==> flow/design.v <==
module ChipInterface #(parameter FRE = 25000000, parameter DEBOUNCE = FRE / 100) (
    input logic clock,
    input logic confirm,
    input logic clear,
    input logic algorithm_select_mode,
    input reset,
    input logic enter0, enter1,
    output logic [5:0] led
  );
  logic confirm_sync, clear_sync, enter0_sync, enter1_sync, algorithm_select_mode_sync;
  logic enter0_valid_press, enter1_valid_press, clear_valid_press, confirm_valid_press, algorithm_select_mode_valid_press;
  logic [11:0] password_current, password_next;
  logic [11:0] password_ref;
  logic [5:0] OTP;
  logic change_current, change_next;
  logic [31:0] cnt_current, cnt_next;
  logic [1:0] wrong_password_time_current, wrong_password_time_next;
  logic algorithm_selet_current, algorithm_selet_next;
  logic [2:0] algorithm_mode_current, algorithm_mode_next;
  password_generator password_generator_inst(
    .clock(clock),
    .reset(reset),  
    .algorithm_select(algorithm_mode_current),
    .OTP(OTP), 
    .password(password_ref));
  FF2_Synchronizer confirm_sync_ (
    .clock(clock),
    .button(confirm),
    .sync_button(confirm_sync)
  );
  FF2_Synchronizer clear_sync_ (
    .clock(clock),
    .button(clear),
    .sync_button(clear_sync)
  );
  FF2_Synchronizer enter0_sync_ (
    .clock(clock),
    .button(enter0),
    .sync_button(enter0_sync)
  );
  FF2_Synchronizer enter1_sync_ (
    .clock(clock),
    .button(enter1),
    .sync_button(enter1_sync)
  );
  FF2_Synchronizer algorithm_select_mode_sync_ (
    .clock(clock),
    .button(algorithm_select_mode),
    .sync_button(algorithm_select_mode_sync)
  );
  button_handler #(.COUNT_MAX(DEBOUNCE)) confirm_valid(.clock(clock), .reset(reset), .btn(confirm_sync), .valid_press(confirm_valid_press));
  button_handler #(.COUNT_MAX(DEBOUNCE)) clear_valid(.clock(clock), .reset(reset), .btn(clear_sync), .valid_press(clear_valid_press));
  button_handler #(.COUNT_MAX(DEBOUNCE)) enter0_valid(.clock(clock), .reset(reset), .btn(enter0_sync), .valid_press(enter0_valid_press));
  button_handler #(.COUNT_MAX(DEBOUNCE)) enter1_valid(.clock(clock), .reset(reset), .btn(enter1_sync), .valid_press(enter1_valid_press));
  button_handler #(.COUNT_MAX(DEBOUNCE)) algorithm_select_mode_valid(.clock(clock), .reset(reset), .btn(algorithm_select_mode_sync), .valid_press(algorithm_select_mode_valid_press));
  OTP_generator inst_OTP_generator(.clock(clock), .reset(reset), .change(change_current), .OTP(OTP));
  typedef enum logic [2:0] {IDLE = 3'b000, 
                            TIMEOUT = 3'b001, 
                            INPUT = 3'b010, 
                            VERIFY = 3'b011, 
                            PASS = 3'b100, 
                            FAIL = 3'b101, 
                            LOCK = 3'b110,
                            ALGO_SELECT = 3'b111} state_t;
  state_t current_state, next_state;
  always_ff @(posedge clock or posedge reset) begin 
    if(reset) begin
      current_state <= IDLE;
      password_current <= 0;
      change_current <= 0;
      wrong_password_time_current <= 0;
      algorithm_selet_current <= 0;
      algorithm_mode_current <= 0;
      cnt_current <= 0;
    end
    else begin
      current_state <= next_state;
      password_current <= password_next;
      change_current <= change_next;
      wrong_password_time_current <= wrong_password_time_next;
      algorithm_selet_current <= algorithm_selet_next;
      algorithm_mode_current <= algorithm_mode_next;
      cnt_current <= cnt_next;
    end
  end
  always_comb begin
    case(current_state)
      IDLE: begin
        wrong_password_time_next = wrong_password_time_current;
        algorithm_mode_next = algorithm_mode_current;
        if(cnt_current == 60 * FRE -1) begin
          next_state = TIMEOUT;
          password_next = 0;
          change_next = 1;
          algorithm_selet_next = 0;
          cnt_next = 0;
        end
        else if(algorithm_select_mode_valid_press) begin
            algorithm_selet_next = 1;
            next_state = INPUT;
            change_next = 0;
            password_next = 0;
            cnt_next = 0;
        end
        else if(enter0_valid_press)begin
           cnt_next = 0;
           next_state = INPUT;
           password_next = {password_current[10:0],1'b0};
           change_next = 0;
           algorithm_selet_next = 0;
        end 
        else if(enter1_valid_press)begin
           cnt_next = 0;
           next_state = INPUT;
           password_next = {password_current[10:0],1'b1};
           change_next = 0;
           algorithm_selet_next = 0;
        end 
        else begin
          cnt_next = cnt_current + 1;
          next_state = IDLE;
          password_next = 0;
          change_next = 0;
          algorithm_selet_next = 0;
        end
      end
      TIMEOUT: begin
        next_state = IDLE;
        wrong_password_time_next = wrong_password_time_current;
        cnt_next = cnt_current + 1;
        password_next = 0;
        change_next = 0;
        algorithm_selet_next = 0;
        algorithm_mode_next = algorithm_mode_current;
      end
      INPUT:begin
        wrong_password_time_next = wrong_password_time_current;
        cnt_next = 0;
        change_next = 0;
        algorithm_selet_next = algorithm_selet_current;
        algorithm_mode_next = algorithm_mode_current;
        if(confirm_valid_press) begin
           next_state = VERIFY;
           password_next = password_current;
        end
        else if(clear_valid_press) begin
           next_state = INPUT;
           password_next = 0;
        end
        else if(enter0_valid_press) begin
           next_state = INPUT;
           password_next = {password_current[10:0],1'b0};
        end 
        else if(enter1_valid_press)begin
           next_state = INPUT;
           password_next = {password_current[10:0],1'b1};
        end
        else begin
          next_state = INPUT;
          password_next = password_current;
        end
      end
      VERIFY: begin
        cnt_next = 0;
        password_next = 0;
        change_next = 0;
        algorithm_selet_next = algorithm_selet_current;
        algorithm_mode_next = algorithm_mode_current;
        if(password_current == password_ref) begin
            next_state = PASS;
            wrong_password_time_next = wrong_password_time_current;
        end
        else begin
            next_state = FAIL;
            wrong_password_time_next = wrong_password_time_current + 1;
        end
      end
      PASS: begin
        wrong_password_time_next = wrong_password_time_current;
        password_next = 0;
        algorithm_selet_next = algorithm_selet_current;
        algorithm_mode_next = algorithm_mode_current;
        if(cnt_current == 6 * FRE) begin
          if(algorithm_selet_current == 1) begin
              next_state = ALGO_SELECT;
              change_next = 0;
          end
          else begin
              next_state = IDLE;
              change_next = 1;
          end
          cnt_next = 0;
        end 
        else begin
          cnt_next = cnt_current + 1;
          next_state = PASS;
          change_next = 0;
        end
      end
      ALGO_SELECT : begin
        password_next = 0;
        cnt_next = 0;
        algorithm_selet_next = 0;
        wrong_password_time_next = wrong_password_time_current;
        if(confirm_valid_press) begin
           next_state = IDLE;
           algorithm_mode_next = algorithm_mode_current;
           change_next = 1;
        end
        else if(clear_valid_press) begin
           next_state = ALGO_SELECT;
           algorithm_mode_next = 0;
           change_next = 0;
        end
        else if(enter0_valid_press) begin
           next_state = ALGO_SELECT;
           algorithm_mode_next = {algorithm_mode_current[1:0],1'b0};
           change_next = 0;
        end 
        else if(enter1_valid_press)begin
           next_state = ALGO_SELECT;
           algorithm_mode_next = {algorithm_mode_current[1:0],1'b1};
           change_next = 0;
        end
        else begin
           next_state = ALGO_SELECT;
           algorithm_mode_next = algorithm_mode_current;
           change_next = 0;
        end
      end
      FAIL: begin
        algorithm_mode_next = algorithm_mode_current;
        wrong_password_time_next = wrong_password_time_current;
        password_next = 0;
        algorithm_selet_next = 0;
        if(cnt_current == 6 * FRE) begin
          change_next = 1;
          cnt_next = 0;
          next_state = LOCK;
        end 
        else begin
          cnt_next = cnt_current + 1;
          next_state = FAIL;
          change_next = 0;
        end
      end
      LOCK: begin
         algorithm_mode_next = algorithm_mode_current;
         cnt_next = cnt_current + 1;
         wrong_password_time_next = wrong_password_time_current;
         password_next = 0;
         algorithm_selet_next = 0;
         if(wrong_password_time_current == 1) begin
            if(cnt_current == 15 * FRE) begin
              next_state = IDLE;
              change_next = 1;
              cnt_next = 0;
            end
            else begin
              next_state = LOCK;
              change_next = 0;
            end
         end
         else if (wrong_password_time_current == 2) begin
            if(cnt_current == 30 * FRE) begin
              next_state = IDLE;
              change_next = 1;
              cnt_next = 0;
            end
            else begin
               next_state = LOCK;
              change_next = 0;
            end 
         end
         else begin
            if(cnt_current == 60 * FRE) begin
                 next_state = IDLE;
                 change_next = 1;
                 cnt_next = 0;
            end
            else begin
              next_state = LOCK;
              change_next = 0;
            end
         end
      end
    endcase
  end
  always_ff @(posedge clock or posedge reset) begin
    if(reset) led <= 6'b0;
    else if(current_state == PASS) led <= 6'b111111;
    else if(current_state == ALGO_SELECT) begin
        led <= {4'b0, algorithm_mode_current};
    end
    else if(current_state == FAIL) begin
    if ((cnt_current >= FRE*1 && cnt_current < FRE*2) || 
        (cnt_current >= FRE*3 && cnt_current < FRE*4) || 
        (cnt_current >= FRE*5 && cnt_current < FRE*6))
        led <= 6'b0; 
    else
        led <= 6'b111111; 
    end
    else if(current_state == LOCK) led <= 6'b101010;
    else led <= OTP;
  end
endmodule
module password_generator(
    input logic clock,
    input logic reset,  
    input logic [2:0] algorithm_select,
    input logic [5:0] OTP,
    output logic [11:0] password
);
  always_ff @(posedge clock or posedge reset) begin
      if(reset) begin
          password <= 0;
      end
      else begin
        case(algorithm_select)
            3'd0: password <= OTP * 2 + 1;                    
            3'd1: password <= (OTP << 2) ^ 12'hA3; 
            3'd2: password <= (OTP * 3) + (OTP >> 1);         
            3'd3: password <= ~(OTP * 5) & 12'hFFF;           
            3'd4: password <= (OTP * OTP) % 4096;             
            3'd5: password <= ((OTP << 3) - OTP) ^ 12'h3C3;   
            3'd6: password <= {OTP[2:0], OTP[5:3]} + 12'h55A; 
            3'd7: password <= (OTP * 9) & 12'hFFF;            
        endcase
      end
  end
endmodule
module OTP_generator(
    input logic clock,
    input logic change,
    input reset,
    output logic [5:0] OTP 
);
    logic [5:0] lfsr;
    always_ff @(posedge clock or posedge reset) begin
        if (reset)
            lfsr <= 6'b101101;  
        else if (change)
            lfsr <= {lfsr[4:0], lfsr[5] ^ lfsr[3]};
    end
    assign OTP = lfsr;
endmodule
module button_handler (
    input  logic clock,        
    input  logic reset,
    input  logic btn,         
    output logic valid_press  
);
    parameter COUNT_MAX = 250_000;
    logic btn_pre;
    logic [$clog2(COUNT_MAX):0] count;
    logic armed;
    always_ff @(posedge clock or posedge reset) begin
        if (reset)
            btn_pre <= 0;
        else
            btn_pre <= btn;
    end
    always_ff @(posedge clock or posedge reset) begin
        if (reset) begin
            count <= 0;
            valid_press <= 0;
            armed <= 1;
        end else begin
            valid_press <= 0;  
            if (btn && btn_pre) begin  
                if (armed) begin
                    if (count < COUNT_MAX - 1) begin
                        count <= count + 1;
                    end else begin
                        valid_press <= 1;  
                        armed <= 0;        
                        count <= 0;
                    end
                end
            end else begin
                count <= 0;
                if (!btn) 
                    armed <= 1; 
            end
        end
    end
endmodule
module FF2_Synchronizer(
  input logic clock,
  input logic button,
  output logic sync_button
);
  logic [1:0] button_dff;
  always_ff @(posedge clock) begin
    button_dff[0] <= button;
    button_dff[1] <= button_dff[0];
  end
  assign sync_button = button_dff[1];
endmodule
`default_nettype none
module my_chip (
    input logic [11:0] io_in,  
    output logic [11:0] io_out,  
    input logic clock,
    input logic reset  
);
    ChipInterface #(.FRE(25000)) chipInterface_inst(
        .clock(clock),
        .confirm(io_in[0]),
        .clear(io_in[1]),
        .algorithm_select_mode(io_in[2]),
        .reset(reset),
        .enter0(io_in[3]), 
        .enter1(io_in[4]),
        .led(io_out[5:0])
    );
    assign io_out[11:6] = 6'b0;
endmodule
## Step by step through the tools: my_chip

Tool output for the design above, in the order of the flow.
Lines are those of the file above, counted from 1.
Operators carry their Yosys type and port widths (W data, S select, Z words).
The mark n/a stands for no value.

| design | value |
|---|---|
| design top | my_chip |
| clock port | clock |
| standard-cell library | sky130hd |
| library corner | tt_025C_1v80 |

## Word level

Yosys after proc, flatten, opt, wreduce and memory -nomap, before mapping. Memory bits, and registers merged into a memory's read port (data or address), are not among the register bits. Print and check cells are not counted.

| bit counts | value |
|---|---|
| bits in registers | 148 |
| bits in latches | 0 |
| memory bits (writable) | 0 |
| ROM bits | 0 |
| clocked read ports x word width | 0 |
| memory cells | 0 |
| input port bits | 14 |
| output and inout port bits | 12 |

| operators by class | value |
|---|---|
| $add $sub $neg | 11 |
| multipliers | 4 |
| div/mod/pow operators | 0 |
| order comparisons | 11 |
| equal/unequal tests | 37 |
| shift-type cells | 0 |
| mux-type cells | 113 |
| bitwise gates (word level) | 6 |
| reductions and logical operators | 23 |

Operator list:

| operator | number |
|---|---|
| $mux W32 | 10 |
| $pmux W32 S5 | 1 |
| $mux W9 | 15 |
| $pmux W12 S8 | 1 |
| $mux W12 | 8 |
| $mul A6 B6 Y12 | 1 |
| $ge A32 B17 Y1 const B | 2 |
| $eq A32 B21 Y1 const B | 2 |
| $mux W1 | 49 |
| $mux W3 | 16 |
| $add A9 B1 Y9 const B | 5 |
| $lt A9 B8 Y1 const B | 5 |
| $mul A6 B4 Y10 const B | 1 |
| $pmux W12 S3 | 1 |
| $add A32 B1 Y32 const B | 1 |
| $ge A32 B15 Y1 const B | 1 |
| $lt A32 B16 Y1 const B | 1 |
| $lt A32 B17 Y1 const B | 1 |
| $lt A32 B18 Y1 const B | 1 |
| $eq A32 B18 Y1 const B | 1 |
| $eq A32 B19 Y1 const B | 1 |
| $eq A32 B20 Y1 const B | 1 |
| $mux W6 | 5 |
| $mul A6 B3 Y9 const B | 1 |
| $ne A2 B2 Y1 const B | 13 |
| $eq A3 B3 Y1 const B | 8 |
| $pmux W3 S8 | 1 |
| $mul A6 B2 Y8 const B | 1 |

Not listed: further kinds 29, cells in them 51.

## Depth

Longest topological path by Yosys (ltp), each cell counted once; first at word level (registers and memories cut), then after technology mapping (sequential cells cut; the memories' decode and read muxes count).

| depth | value |
|---|---|
| depth in word-level cells | 8 |
| ABC_AREA | 0 |
| depth in mapped cells | 15 |
| mapped depth without buffers | 14 |

## After synthesis

Source: synth_stat.txt of the flow (Yosys; design flattened, memories mapped). It holds for the ABC_AREA given above (unset counts as 0); a run with the other value may have another netlist.

Cell types:

| type | number |
|---|---|
| sky130_fd_sc_hd__dfrtp_1 | 133 |
| sky130_fd_sc_hd__ha_1 | 61 |
| sky130_fd_sc_hd__o21ai_0 | 93 |
| sky130_fd_sc_hd__xnor2_1 | 42 |
| sky130_fd_sc_hd__nor2_1 | 92 |
| sky130_fd_sc_hd__nand2_1 | 87 |
| sky130_fd_sc_hd__fa_1 | 16 |
| sky130_fd_sc_hd__dfstp_2 | 10 |
| sky130_fd_sc_hd__xor2_1 | 26 |
| sky130_fd_sc_hd__dfxtp_1 | 10 |
| sky130_fd_sc_hd__inv_1 | 53 |
| sky130_fd_sc_hd__nand3_1 | 39 |
| sky130_fd_sc_hd__a21oi_1 | 38 |
| sky130_fd_sc_hd__a22o_1 | 17 |
| sky130_fd_sc_hd__a31oi_1 | 23 |
| sky130_fd_sc_hd__nand4_1 | 19 |
| sky130_fd_sc_hd__nor2b_1 | 16 |
| sky130_fd_sc_hd__clkbuf_1 | 24 |

Not listed: further types 58, cells in them 226.

| synthesis totals | value |
|---|---|
| mapped cells | 1025 |
| synthesis area | 9530.4 um^2 |
| sequential part of the area | 3791.1 um^2 |
| mapped flip-flops | 153 |

The figures by module come from a second, unflattened synthesis with its own total; it is not the netlist above.

| unflattened totals | value |
|---|---|
| cell total of the unflattened synthesis | 1054 |
| area (unflattened synthesis) | 10032.1 um^2 |

Rows give one instance, submodules left out.

Modules:

| module | times used | cells | area (um^2) | sequential area (um^2) |
|---|---|---|---|---|
| ChipInterface (FRE=25000) | 1 | 432 | 3916.3 | 1627.8 |
| button_handler (COUNT_MAX=250) | 5 | 55 | 580.6 | 301.5 |
| password_generator | 1 | 314 | 2701.3 | 300.3 |
| OTP_generator | 1 | 16 | 262.8 | 155.1 |
| FF2_Synchronizer | 5 | 2 | 40.0 | 40.0 |
| my_chip | 1 | 7 | 48.8 | 0.0 |

## Worst setup path after synthesis

OpenSTA on the mapped netlist: ideal clock, no wires. The path of least setup slack (recovery checks aside). Input and output delay are each 20% of the period. Register names are those of the netlist, which keeps one name where synthesis merged equal registers.

| timing path post-synthesis | value |
|---|---|
| path kind | register to register |
| start point | reg chipInterface_inst.inst_OTP_generator.lfsr[2] |
| end point | reg chipInterface_inst.password_generator_inst.password[7] |
| clock period | 10.0 ns |
| library setup time | 0.139 ns |
| data arrival time | 3.834 ns |
| required time | 9.861 ns |
| setup slack | 6.028 ns |
| delay of the path | 3.973 ns |
| stages on the path | 13 |
| synthesis period reached | 3.972 ns |

"delay of the path" = arrival - input delay + setup time.
"stages on the path": output pins that drive a net of the path, with the launching flip-flop's if there is one; two outputs of one cell count as two.
"synthesis period reached" is the clock period less the worst setup slack; recovery checks do not enter. This is arithmetic on one report: input and output delays are still those of the set period (20% each).
The rows between start and end are the longest chain of elaborated cells between them; the timing report does not say that the signal goes this way. Where chains are equally long, one stands for them.
A line is the first line of the expression or statement that the cell stems from. Yosys adds cells for indexed reads and writes and turns some case tables into memories.
A register here has more assigning lines than the two given.

| on the way, post-synthesis | value |
|---|---|
| cells stage by stage | sky130_fd_sc_hd__dfstp_2 > sky130_fd_sc_hd__ha_1 > sky130_fd_sc_hd__inv_1 > sky130_fd_sc_hd__fa_1 > sky130_fd_sc_hd__fa_1 > sky130_fd_sc_hd__inv_1 > sky130_fd_sc_hd__fa_1 > sky130_fd_sc_hd__ha_1 > sky130_fd_sc_hd__a21o_1 > sky130_fd_sc_hd__a21oi_1 > sky130_fd_sc_hd__xnor2_1 > sky130_fd_sc_hd__o21ai_0 > sky130_fd_sc_hd__or4_1 |
| length of the longest elaborated chain | 3 |
| elaborated cells between the ends (all ways) | 11 |
| RTL lines with such cells | 8 |

RTL lines, path post-synthesis:

| what | RTL line | RTL |
|---|---|---|
| from (decl) | 338 | `logic [5:0] lfsr;` |
| from (assign) | 341 | `lfsr <= 6'b101101;` |
| from (assign) | 343 | `lfsr <= {lfsr[4:0], lfsr[5] ^ lfsr[3]};` |
| $mul A6 B2 Y8 | 322 | `3'd2: password <= (OTP * 3) + (OTP >> 1);` |
| $add A8 B5 Y9 | 322 |  |
| $pmux W12 S8 | 319 | `case(algorithm_select)` |
| to (assign) | 320 | `3'd0: password <= OTP * 2 + 1;` |
| to (assign) | 321 | `3'd1: password <= (OTP << 2) ^ 12'hA3;` |
| to (decl) | 312 | `output logic [11:0] password` |

## Timing after layout

From the final timing report of job 2: the path of least setup slack in the routed layout; clock arrival at registers is part of the times.

| timing path post-layout | value |
|---|---|
| path kind | register to register |
| start point | reg chipInterface_inst.inst_OTP_generator.lfsr[4] |
| end point | reg chipInterface_inst.password_generator_inst.password[7] |
| clock period | 10.0 ns |
| library setup time | 0.13 ns |
| data arrival time | 5.11 ns |
| required time | 10.29 ns |
| setup slack | 5.18 ns |
| stages on the path | 14 |

The rows between start and end are the longest chain of elaborated cells between them; the timing report does not say that the signal goes this way. Where chains are equally long, one stands for them.
A register here has more assigning lines than the two given.

| on the way, post-layout | value |
|---|---|
| cells stage by stage | sky130_fd_sc_hd__dfrtp_1 > sky130_fd_sc_hd__clkinv_1 > sky130_fd_sc_hd__nor2_1 > sky130_fd_sc_hd__ha_1 > sky130_fd_sc_hd__inv_1 > sky130_fd_sc_hd__fa_1 > sky130_fd_sc_hd__inv_1 > sky130_fd_sc_hd__fa_1 > sky130_fd_sc_hd__ha_1 > sky130_fd_sc_hd__a21o_1 > sky130_fd_sc_hd__a21oi_1 > sky130_fd_sc_hd__xnor2_1 > sky130_fd_sc_hd__o21ai_0 > sky130_fd_sc_hd__or4_1 |
| length of the longest elaborated chain | 3 |
| elaborated cells between the ends (all ways) | 11 |
| RTL lines with such cells | 8 |

RTL lines, path post-layout:

| what | RTL line | RTL |
|---|---|---|
| from (decl) | 338 | `logic [5:0] lfsr;` |
| from (assign) | 341 | `lfsr <= 6'b101101;` |
| from (assign) | 343 | `lfsr <= {lfsr[4:0], lfsr[5] ^ lfsr[3]};` |
| $mul A6 B2 Y8 | 322 | `3'd2: password <= (OTP * 3) + (OTP >> 1);` |
| $add A8 B5 Y9 | 322 |  |
| $pmux W12 S8 | 319 | `case(algorithm_select)` |
| to (assign) | 320 | `3'd0: password <= OTP * 2 + 1;` |
| to (assign) | 321 | `3'd1: password <= (OTP << 2) ^ 12'hA3;` |
| to (decl) | 312 | `output logic [11:0] password` |

Subject: flow runs of my_chip

Hi,

Module my_chip, platform sky130hd: 5 stored runs of the flow (Yosys, OpenROAD) with differing settings, in no particular order. Input and output delays are each 20% of the period that was set; the output load is 0.01 pF.
"clock period reached" means the clock period less the worst setup slack. The figure is calculated, with input and output delays left at 20% of the set period.
"critical setup path time": the worst setup path's part of the clock period (all of it between registers, 20% less for each end at a port) less its slack. A launch clock that arrives late makes it longer, a capture clock that arrives late makes it shorter.
"power consumption": no workload was simulated; the value follows from the tool's default switching activity.
A setting shown as n/a is not set for that run.
Among the results, n/a means that no value is shown for the run.

| run | ABC_AREA | CAP_MARGIN | CELL_PAD_IN_SITES_DETAIL_PLACEMENT | CELL_PAD_IN_SITES_GLOBAL_PLACEMENT | CORE_ASPECT_RATIO | CORE_MARGIN | CORE_UTILIZATION | CTS_CLUSTER_SIZE | GPL_ROUTABILITY_DRIVEN | GPL_TIMING_DRIVEN | HOLD_SLACK_MARGIN | MAX_ROUTING_LAYER | MIN_ROUTING_LAYER | PLACE_DENSITY_LB_ADDON | SETUP_SLACK_MARGIN | SLEW_MARGIN | TNS_END_PERCENT | period_ns | CTS_CLUSTER_DIAMETER | worst hold slack in the final report (ns) | standard-cell area of the final layout (um^2) | power consumption (W) | critical setup path time (ns) | worst path kind | chip area in the Yosys report (um^2) | worst setup slack after layout (ns) | total die area (um^2) | total negative setup slack (ns) | post-layout utilization (%) | clock period reached (ns) |
|---|---|---|---|---|---|---|---|---|---|---|---|---|---|---|---|---|---|---|---|---|---|---|---|---|---|---|---|---|---|---|
| job 1 | 0 | 15 | 2 | 2 | 0.8 | 4 | 48 | 90 | 0 | 0 | 0.18 | met4 | met2 | 0.2 | -0.01 | 20 | 95 | 3.09 | n/a | n/a | n/a | n/a | n/a | n/a | n/a | n/a | n/a | n/a | n/a | n/a |
| job 2 | n/a | 20 | n/a | 2 | n/a | 4 | 40 | n/a | n/a | 0 | n/a | met5 | n/a | 0.22 | n/a | 35 | n/a | 10.0 | n/a | 0.331 | 10749.1 | 0.001309 | 4.82 | register to register | 9530.4 | 5.179 | 26359.1 | 0.000 | 45.8 | 4.821 |
| job 3 | n/a | 20 | 1 | 3 | n/a | 9 | 21 | 49 | 0 | n/a | n/a | met4 | met2 | 0.02 | n/a | 20 | n/a | 4.42 | 50 | 0.326 | 10941.7 | 0.003026 | 4.09 | register to register | 9530.4 | 0.332 | 53374.9 | 0.000 | 24.6 | 4.088 |
| job 4 | 0 | 20 | n/a | n/a | n/a | 2 | 37 | n/a | n/a | 0 | n/a | met4 | met1 | n/a | -0.43 | 20 | n/a | 4.61 | n/a | 0.327 | 10695.3 | 0.002792 | 4.72 | register to register | 9530.4 | -0.107 | 27057.0 | -0.341 | 42.4 | 4.717 |
| job 5 | 0 | 20 | 0 | n/a | n/a | 2 | 53 | n/a | n/a | n/a | n/a | met4 | n/a | 0.03 | -0.13 | 20 | 45 | 4.73 | n/a | 0.326 | 10443.8 | 0.0028 | 3.92 | register to register | 9530.4 | 0.806 | 19070.2 | 0.000 | 58.7 | 3.924 |

Job 1: did not finish, clock tree synthesis stopped with DPL-0033

Regards
